==> flow/design.v <==
module aoc_solver_top #(
    parameter WIDTH    = 32,
    parameter HEIGHT   = 32,
    parameter LOG_SIZE = 10
) (
    input         clear,
    input         clock,
    input  [31:0] reg_wdata,
    input         reg_write_strobe,
    input  [3:0]  reg_addr,
    output [31:0] reg_rdata
);
    localparam LATENCY = WIDTH + 5;
    localparam CELLS   = WIDTH * HEIGHT;
    localparam [2:0] S_START    = 3'd0;
    localparam [2:0] S_LOAD     = 3'd1;
    localparam [2:0] S_PROCESS  = 3'd2;
    localparam [2:0] S_CHECK    = 3'd3;
    localparam [2:0] S_FINISHED = 3'd4;
    reg  [LOG_SIZE-1:0] ram_write_addr;
    wire ram_write_en = reg_write_strobe & (reg_addr == 4'd3);
    wire start        = reg_write_strobe & (reg_addr == 4'd0) & reg_wdata[0];
    always @(posedge clock)
        if (clear)
            ram_write_addr <= {LOG_SIZE{1'b0}};
        else if (reg_write_strobe & (reg_addr == 4'd2))
            ram_write_addr <= reg_wdata[LOG_SIZE-1:0];
    reg [2:0]          state;
    reg [LOG_SIZE-1:0] x_count, y_count, read_addr;
    reg [15:0]         total_removed;
    reg                has_changed;
    wire in_load      = (state == S_LOAD);
    wire in_process   = (state == S_PROCESS);
    wire enable_shift = in_load | in_process;
    reg mem [0:(1<<LOG_SIZE)-1];
    reg rd_q0, rd_q1, rd_q2;
    always @(posedge clock)
        if (clear) begin
            rd_q0 <= 1'b0;
            rd_q1 <= 1'b0;
            rd_q2 <= 1'b0;
        end else begin
            rd_q0 <= mem[read_addr];
            rd_q1 <= rd_q0;
            rd_q2 <= rd_q1;
        end
    wire row0 = rd_q2;
    reg [WIDTH-1:0] line1, line2;
    wire row1 = line1[WIDTH-1];
    wire row2 = line2[WIDTH-1];
    reg r0c1, r0c2, r1c1, r1c2, r2c1, r2c2;
    always @(posedge clock)
        if (clear) begin
            line1 <= {WIDTH{1'b0}};
            line2 <= {WIDTH{1'b0}};
            {r0c1, r0c2, r1c1, r1c2, r2c1, r2c2} <= 6'd0;
        end else if (enable_shift) begin
            line1 <= {line1[WIDTH-2:0], row0};
            line2 <= {line2[WIDTH-2:0], row1};
            r0c1 <= row0; r0c2 <= r0c1;
            r1c1 <= row1; r1c2 <= r1c1;
            r2c1 <= row2; r2c2 <= r2c1;
        end
    reg [LOG_SIZE-1:0] cur_x_pipe [0:LATENCY-2];
    reg [LOG_SIZE-1:0] cur_y_pipe [0:LATENCY-2];
    reg [LOG_SIZE-1:0] waddr_pipe [0:LATENCY-1];
    integer i;
    always @(posedge clock)
        if (clear) begin
            for (i = 0; i < LATENCY - 1; i = i + 1) begin
                cur_x_pipe[i] <= {LOG_SIZE{1'b0}};
                cur_y_pipe[i] <= {LOG_SIZE{1'b0}};
            end
            for (i = 0; i < LATENCY; i = i + 1)
                waddr_pipe[i] <= {LOG_SIZE{1'b0}};
        end else begin
            cur_x_pipe[0] <= x_count;
            cur_y_pipe[0] <= y_count;
            for (i = 1; i < LATENCY - 1; i = i + 1) begin
                cur_x_pipe[i] <= cur_x_pipe[i-1];
                cur_y_pipe[i] <= cur_y_pipe[i-1];
            end
            waddr_pipe[0] <= read_addr;
            for (i = 1; i < LATENCY; i = i + 1)
                waddr_pipe[i] <= waddr_pipe[i-1];
        end
    wire [LOG_SIZE-1:0] cur_x      = cur_x_pipe[LATENCY-2];
    wire [LOG_SIZE-1:0] cur_y      = cur_y_pipe[LATENCY-2];
    wire [LOG_SIZE-1:0] write_addr = waddr_pipe[LATENCY-1];
    wire is_left   = (cur_x == 0);
    wire is_right  = (cur_x == WIDTH - 1);
    wire is_top    = (cur_y == 0);
    wire is_bottom = (cur_y == HEIGHT - 1);
    wire n_ul = r2c2 & ~(is_top | is_left);
    wire n_u  = r2c1 & ~is_top;
    wire n_ur = row2 & ~(is_top | is_right);
    wire n_l  = r1c2 & ~is_left;
    wire n_r  = row1 & ~is_right;
    wire n_dl = r0c2 & ~(is_bottom | is_left);
    wire n_d  = r0c1 & ~is_bottom;
    wire n_dr = row0 & ~(is_bottom | is_right);
    wire [3:0] count_now = n_ul + n_u + n_ur + n_l + n_r + n_dl + n_d + n_dr;
    reg [3:0] neighbours_count;
    reg       center_delayed;
    always @(posedge clock)
        if (clear) begin
            neighbours_count <= 4'd0;
            center_delayed   <= 1'b0;
        end else if (enable_shift) begin
            neighbours_count <= count_now;
            center_delayed   <= r1c1;
        end
    wire remove    = in_process & center_delayed & (neighbours_count < 4'd4);
    wire advancing = in_load | (in_process & (read_addr < CELLS));
    wire                mem_we    = ram_write_en | remove;
    wire [LOG_SIZE-1:0] mem_waddr = remove ? write_addr : ram_write_addr;
    wire                mem_wdata = remove ? 1'b0 : reg_wdata[0];
    always @(posedge clock)
        if (mem_we)
            mem[mem_waddr] <= mem_wdata;
    always @(posedge clock)
        if (clear) begin
            state         <= S_START;
            x_count       <= {LOG_SIZE{1'b0}};
            y_count       <= {LOG_SIZE{1'b0}};
            read_addr     <= {LOG_SIZE{1'b0}};
            total_removed <= 16'd0;
            has_changed   <= 1'b0;
        end else begin
            if (advancing) begin
                read_addr <= read_addr + 1'b1;
                if (x_count == WIDTH - 1) begin
                    x_count <= {LOG_SIZE{1'b0}};
                    y_count <= y_count + 1'b1;
                end else
                    x_count <= x_count + 1'b1;
            end
            case (state)
                S_START:
                    if (start) begin
                        total_removed <= 16'd0;
                        read_addr     <= {LOG_SIZE{1'b0}};
                        x_count       <= {LOG_SIZE{1'b0}};
                        y_count       <= {LOG_SIZE{1'b0}};
                        has_changed   <= 1'b0;
                        state         <= S_LOAD;
                    end
                S_LOAD:
                    if (read_addr == LATENCY - 1)
                        state <= S_PROCESS;
                S_PROCESS: begin
                    if (remove) begin
                        has_changed   <= 1'b1;
                        total_removed <= total_removed + 16'd1;
                    end
                    if (write_addr == CELLS - 1)
                        state <= S_CHECK;
                end
                S_CHECK:
                    if (has_changed) begin
                        has_changed <= 1'b0;
                        read_addr   <= {LOG_SIZE{1'b0}};
                        x_count     <= {LOG_SIZE{1'b0}};
                        y_count     <= {LOG_SIZE{1'b0}};
                        state       <= S_LOAD;
                    end else
                        state <= S_FINISHED;
                default: ;
            endcase
        end
    wire done = (state == S_FINISHED);
    assign reg_rdata = (reg_addr == 4'd1) ? {total_removed, 15'd0, done} : 32'd0;
endmodule
# [Tool chain data of aoc_solver_top]
# Each step is given for the RTL above and for the edited RTL.
# "orig" refers to lines of the RTL above, "edited" to lines of the edited file.
# "diff" is "edited" less "orig", of the values as shown.
# Cell names lack the library's common part.
# Not given: n/a
[setup] design="aoc_solver_top" clk_port="clock" cell_library="sky130hd" pvt_corner="tt_025C_1v80"

# [Diff]
# The edit as a unified diff against the file above.
# This change comes from a script, not from a designer. The edited design behaves differently; no optimisation was intended.
# begin of diff
@@ -6,9 +6,11 @@
     input         clear,
     input         clock,
-    input  [31:0] reg_wdata,
+    input  [31:0] reg_wdata_ext,
     input         reg_write_strobe,
     input  [3:0]  reg_addr,
     output [31:0] reg_rdata
 );
+    reg [31:0] reg_wdata;
+    always @(posedge clock) reg_wdata <= reg_wdata_ext;
     localparam LATENCY = WIDTH + 5;
     localparam CELLS   = WIDTH * HEIGHT;
# end of diff

# [Elaborated design]
# Source: Yosys, flattened and elaborated. Widths are those after wreduce. Print and check cells do not count. Equal cells are merged and count once.
# Memory sizes are those after Yosys's memory passes, which may raise the word count (mostly to a power of two), join words into wider ones and drop unused or constant bits.
[classes] element="addsub" orig=11 edited=11 diff=0
[classes] element="compare" orig=2 edited=2 diff=0
[classes] element="equal" orig=16 edited=16 diff=0
[classes] element="n_mux" orig=31 edited=31 diff=0
[classes] element="n_logic" orig=30 edited=30 diff=0
[classes] element="reduce_logical" orig=10 edited=10 diff=0
# Unchanged operator kinds not shown: 37.
[word_totals] element="reg_bits" orig=1226 edited=1236 diff=10
[word_totals] element="ram_bits" orig=1024 edited=1024 diff=0
[word_totals] element="clocked_rd_ports_x_width" orig=1 edited=1 diff=0
[word_totals] element="n_memories" orig=1 edited=1 diff=0
[word_totals] element="inputBits" orig=39 edited=39 diff=0
[word_totals] element="output_inout_bits" orig=32 edited=32 diff=0
[mem_list] element="mem_shapes" orig="mem 1024x1 r1 w1" edited="mem 1024x1 r1 w1"

# [Longest topological paths]
# Longest topological path by Yosys (ltp), each cell counted once; first at word level (registers and memories cut), then after technology mapping (sequential cells cut; the memories' decode and read muxes count).
[depth] element="word_depth" orig=11 edited=11 diff=0
[depth] element="ABC_AREA" orig="0" edited="0"
[depth] element="ltp_mapped" orig=16 edited=16 diff=0
[depth] element="depth_no_buf" orig=16 edited=16 diff=0

# [Netlist]
# Source: synth_stat.txt of the flow (Yosys; design flattened, memories mapped). It holds for the ABC_AREA given above (unset counts as 0); a run with the other value may have another netlist.
[types] cell="clkbuf_1" orig=334 edited=256 diff=-78
[types] cell="buf_2" orig=30 edited=97 diff=67
[types] cell="mux2_2" orig=69 edited=12 diff=-57
[types] cell="buf_6" orig=19 edited=53 diff=34
[types] cell="mux2i_1" orig=121 edited=145 diff=24
[types] cell="a21oi_1" orig=103 edited=125 diff=22
[types] cell="a22oi_1" orig=19 edited=40 diff=21
[types] cell="mux4_2" orig=172 edited=190 diff=18
[types] cell="buf_1" orig=54 edited=39 diff=-15
[types] cell="nor2_1" orig=1127 edited=1113 diff=-14
[types] cell="buf_4" orig=31 edited=17 diff=-14
[types] cell="o21ai_0" orig=23 edited=11 diff=-12
[types] cell="dfxtp_1" orig=1223 edited=1233 diff=10
[types] cell="a221oi_1" orig=22 edited=13 diff=-9
[types] cell="a211o_1" orig=9 edited=0 diff=-9
[types] cell="or3_1" orig=16 edited=8 diff=-8
[types] cell="nand2_4" orig=0 edited=8 diff=8
[types] cell="o221ai_1" orig=40 edited=33 diff=-7
# Unchanged cell types not shown: 14.
# Not every row of either side is listed.
[mapped] element="mapped_cells" orig=6130 edited=6117 diff=-13
[mapped] element="yosys_area_um2" orig=79269.8 edited=79810.3 diff=540.5
[mapped] element="seq_area_um2" orig=55233.0 edited=55433.2 diff=200.2
[mapped] element="flip_flops" orig=2247 edited=2257 diff=10
[mapped] element="n_buf" orig=473 edited=471 diff=-2

# [Timing after synthesis]
# Path of least setup slack by OpenSTA after synthesis, without wires, with an ideal clock, recovery checks aside; 20% of the period is set as input and as output delay. Where synthesis merged equal registers, the netlist keeps one of their names.
[synth_path] element="path_kind" orig="input to register" edited="register to register"
[synth_path] element="start" orig="input port reg_wdata[0]" edited="register state"
[synth_path] element="end" orig="memory mem[0]" edited="memory mem[0]"
[synth_path] element="tclk_ps" orig=5000 edited=5000 diff=0
[synth_path] element="in_delay_ps" orig=1000
[synth_path] element="setup_ps" orig=4966 edited=2869 diff=-2097
[synth_path] element="t_arrival_ps" orig=24582 edited=13593 diff=-10989
[synth_path] element="t_required_ps" orig=34 edited=2131 diff=2097
[synth_path] element="path_slack_ps" orig=-24548 edited=-11462 diff=13086
[synth_path] element="delay_ps" orig=28548 edited=16462 diff=-12086
[synth_path] element="stages" orig=2 edited=6 diff=4
[synth_path] element="synth_period_reached_ps" orig=29548 edited=16462 diff=-13086
# "delay_ps" is the arrival time less input delay plus setup time.
# "stages": output pins that drive a net of the path, with the launching flip-flop's if there is one; two outputs of one cell count as two.
# "synth_period_reached_ps" = period - worst setup slack (recovery checks aside). The figure is calculated, with input and output delays left at 20% of the set period.
# Where an end lacks its bit number, it is one bit of the signal, or one of the new flip-flops if synthesis recoded a state register.
# The rows between start and end are the longest chain of elaborated cells between them; the timing report does not say that the signal goes this way. Where chains are equally long, one stands for them.
# Each line given opens the expression or statement behind the cell; cells for indexed reads and writes are added by Yosys, which also makes memories of some case tables.
# At most two assigning lines are given for a register; there are more.
[synth_between_orig] path_cell_list="inv_1 > nor2_1" elab_chain_cells=2 cone_cells=2 classes_between="2 x mux"
[synth_lines_orig] element="start, declared" line=8 text="input  [31:0] reg_wdata,"
[synth_lines_orig] element="1-bit two-way mux" line=117 text="wire                mem_wdata = remove ? 1'b0 : reg_wdata[0];"
[synth_lines_orig] element="1-bit two-way mux" line=119 text="if (mem_we)"
[synth_lines_orig] element="end, declared" line=35 text="reg mem [0:(1<<LOG_SIZE)-1];"
[synth_between_edited] path_cell_list="dfxtp_1 > inv_2 > or4b_4 > buf_6 > buf_6 > and2_1"
[synth_lines_edited] element="start, declared" line=30 text="reg [2:0]          state;"
[synth_lines_edited] element="start, assigned" line=125 text="state         <= S_START;"
[synth_lines_edited] element="start, assigned" line=148 text="state         <= S_LOAD;"
[synth_lines_edited] element="end, declared" line=37 text="reg mem [0:(1<<LOG_SIZE)-1];"
# edited: No chain of elaborated cells between the ends is given.

# [Path in the finished layout]
# Path of least setup slack in the final report of each run of pair A (OpenROAD, finished layout, wires in). Where an end is a register, its clock arrival counts in the times.
# The report prints the path's times to 10 ps; the period is as set.
[layout_path] element="path_kind" orig="register to register" edited="register to register"
[layout_path] element="start" orig="register read_addr[0]" edited="register cur_x_pipe[35][7]"
[layout_path] element="end" orig="register rd_q0" edited="register neighbours_count[3]"
[layout_path] element="tclk_ps" orig=4000 edited=4000 diff=0
[layout_path] element="setup_ps" orig=150 edited=140 diff=-10
[layout_path] element="t_arrival_ps" orig=4450 edited=4460 diff=10
[layout_path] element="t_required_ps" orig=4660 edited=4680 diff=20
[layout_path] element="path_slack_ps" orig=210 edited=220 diff=10
[layout_path] element="stages" orig=11 edited=17 diff=6
# The rows between start and end are the longest chain of elaborated cells between them; the timing report does not say that the signal goes this way. Where chains are equally long, one stands for them.
# At most two assigning lines are given for a register; there are more.
[layout_between_orig] path_cell_list="dfxtp_4 > buf_12 > buf_12 > buf_4 > mux4_2 > a22oi_1 > nand3_1 > nand2_1 > a21oi_1 > nor4_1 > o31ai_1"
[layout_lines_orig] element="start, declared" line=29 text="reg [LOG_SIZE-1:0] x_count, y_count, read_addr;"
[layout_lines_orig] element="start, assigned" line=126 text="read_addr     <= {LOG_SIZE{1'b0}};"
[layout_lines_orig] element="start, assigned" line=131 text="read_addr <= read_addr + 1'b1;"
[layout_lines_orig] element="end, declared" line=36 text="reg rd_q0, rd_q1, rd_q2;"
# orig: No chain of elaborated cells between the ends is given.
[layout_between_edited] path_cell_list="dfxtp_1 > or4_4 > nor2_4 > nand3_4 > and2_4 > fa_1 > inv_1 > fa_1 > fa_1 > inv_1 > ha_1 > nand2_1 > nor2_1 > a31oi_2 > buf_4 > nand3b_1 > a21oi_2" elab_chain_cells=11 cone_cells=25 classes_between="7 x add/sub; 1 x eq/ne; 16 x logic; 1 x reduce/logical"
[layout_lines_edited] element="start, declared" line=66 text="reg [LOG_SIZE-1:0] cur_x_pipe [0:LATENCY-2];"
[layout_lines_edited] element="start, assigned" line=73 text="cur_x_pipe[i] <= {LOG_SIZE{1'b0}};"
[layout_lines_edited] element="start, assigned" line=82 text="cur_x_pipe[i] <= cur_x_pipe[i-1];"
[layout_lines_edited] element="10-bit logical NOT" line=92 text="wire is_left   = (cur_x == 0);"
[layout_lines_edited] element="1-bit OR" line=96 text="wire n_ul = r2c2 & ~(is_top | is_left);"
[layout_lines_edited] element="1-bit inverter" line=96
[layout_lines_edited] element="1-bit AND" line=96
[layout_lines_edited] element="1-bit by 1-bit adder with 2-bit output" line=104 text="wire [3:0] count_now = n_ul + n_u + n_ur + n_l + n_r + n_dl + n_d + n_dr;"
[layout_lines_edited] element="2-bit by 1-bit adder with 3-bit output" line=104
[layout_lines_edited] element="3-bit by 1-bit adder with 4-bit output" line=104
[layout_lines_edited] element="4-bit by 1-bit adder with 4-bit output x4" line=104
[layout_lines_edited] element="end, assigned" line=109 text="neighbours_count <= 4'd0;"
[layout_lines_edited] element="end, assigned" line=112 text="neighbours_count <= count_now;"
[layout_lines_edited] element="end, declared" line=105 text="reg [3:0] neighbours_count;"

# [Layout results]
# Both versions went through the flow (Yosys, OpenROAD) with the same settings in each pair. Constraints: input delay and output delay 20% of the set period each, output load 0.01 pF.
[flow_settings_pair_A] period_ns=4.0 CAP_MARGIN=20 CORE_MARGIN=2 CORE_UTILIZATION=40 SLEW_MARGIN=20
[results_pair_A] element="post_synth_area_um2" orig=79269.8 edited=79810.3 diff=540.5
[results_pair_A] element="design.die.area_um2" orig=201749.0 edited=203117.0 diff=1368.0
[results_pair_A] element="final_stdcell_area_um2" orig=90808.3 edited=90435.5 diff=-372.8
[results_pair_A] element="finalUtil_pct" orig=46.0 edited=45.7 diff=-0.3
[results_pair_A] element="worstSetupSlack_ps" orig=210 edited=219 diff=9
[results_pair_A] element="timing.setup.tns_ps" orig=0 edited=0 diff=0
[results_pair_A] element="timing.hold.ws_ps" orig=415 edited=384 diff=-31
[results_pair_A] element="power_mw" orig=45.565 edited=44.984 diff=-0.581
[results_pair_A] element="achieved_period_ps" orig=3790 edited=3781 diff=-9
[flow_settings_pair_B] ABC_AREA=1 CAP_MARGIN=5 CORE_UTILIZATION=59 GPL_ROUTABILITY_DRIVEN=0 MAX_ROUTING_LAYER="met4" PLACE_DENSITY_LB_ADDON=0.17 period_ns=3.36 CORE_MARGIN=2 SLEW_MARGIN=20
[results_pair_B] element="post_synth_area_um2" orig=82699.3 edited=83283.6 diff=584.3
[results_pair_B] element="design.die.area_um2" orig=143179.0 edited=144180.0 diff=1001.0
[results_pair_B] element="final_stdcell_area_um2" orig=92600.1 edited=93011.7 diff=411.6
[results_pair_B] element="finalUtil_pct" orig=66.4 edited=66.5 diff=0.1
[results_pair_B] element="worstSetupSlack_ps" orig=-117 edited=28 diff=145
[results_pair_B] element="timing.setup.tns_ps" orig=-153 edited=0 diff=153
[results_pair_B] element="timing.hold.ws_ps" orig=191 edited=270 diff=79
[results_pair_B] element="power_mw" orig=53.426 edited=53.645 diff=0.219
[results_pair_B] element="achieved_period_ps" orig=3477 edited=3332 diff=-145
# "achieved_period_ps": clock period set for the run, less the worst setup slack. It is reckoned from that one timing run; input and output delays stay at 20% of the period that was set.
# By "power_mw" is meant OpenSTA's value without simulated activity: inputs other than the clock are taken to toggle once in ten clock periods, and the tool carries that through the logic.
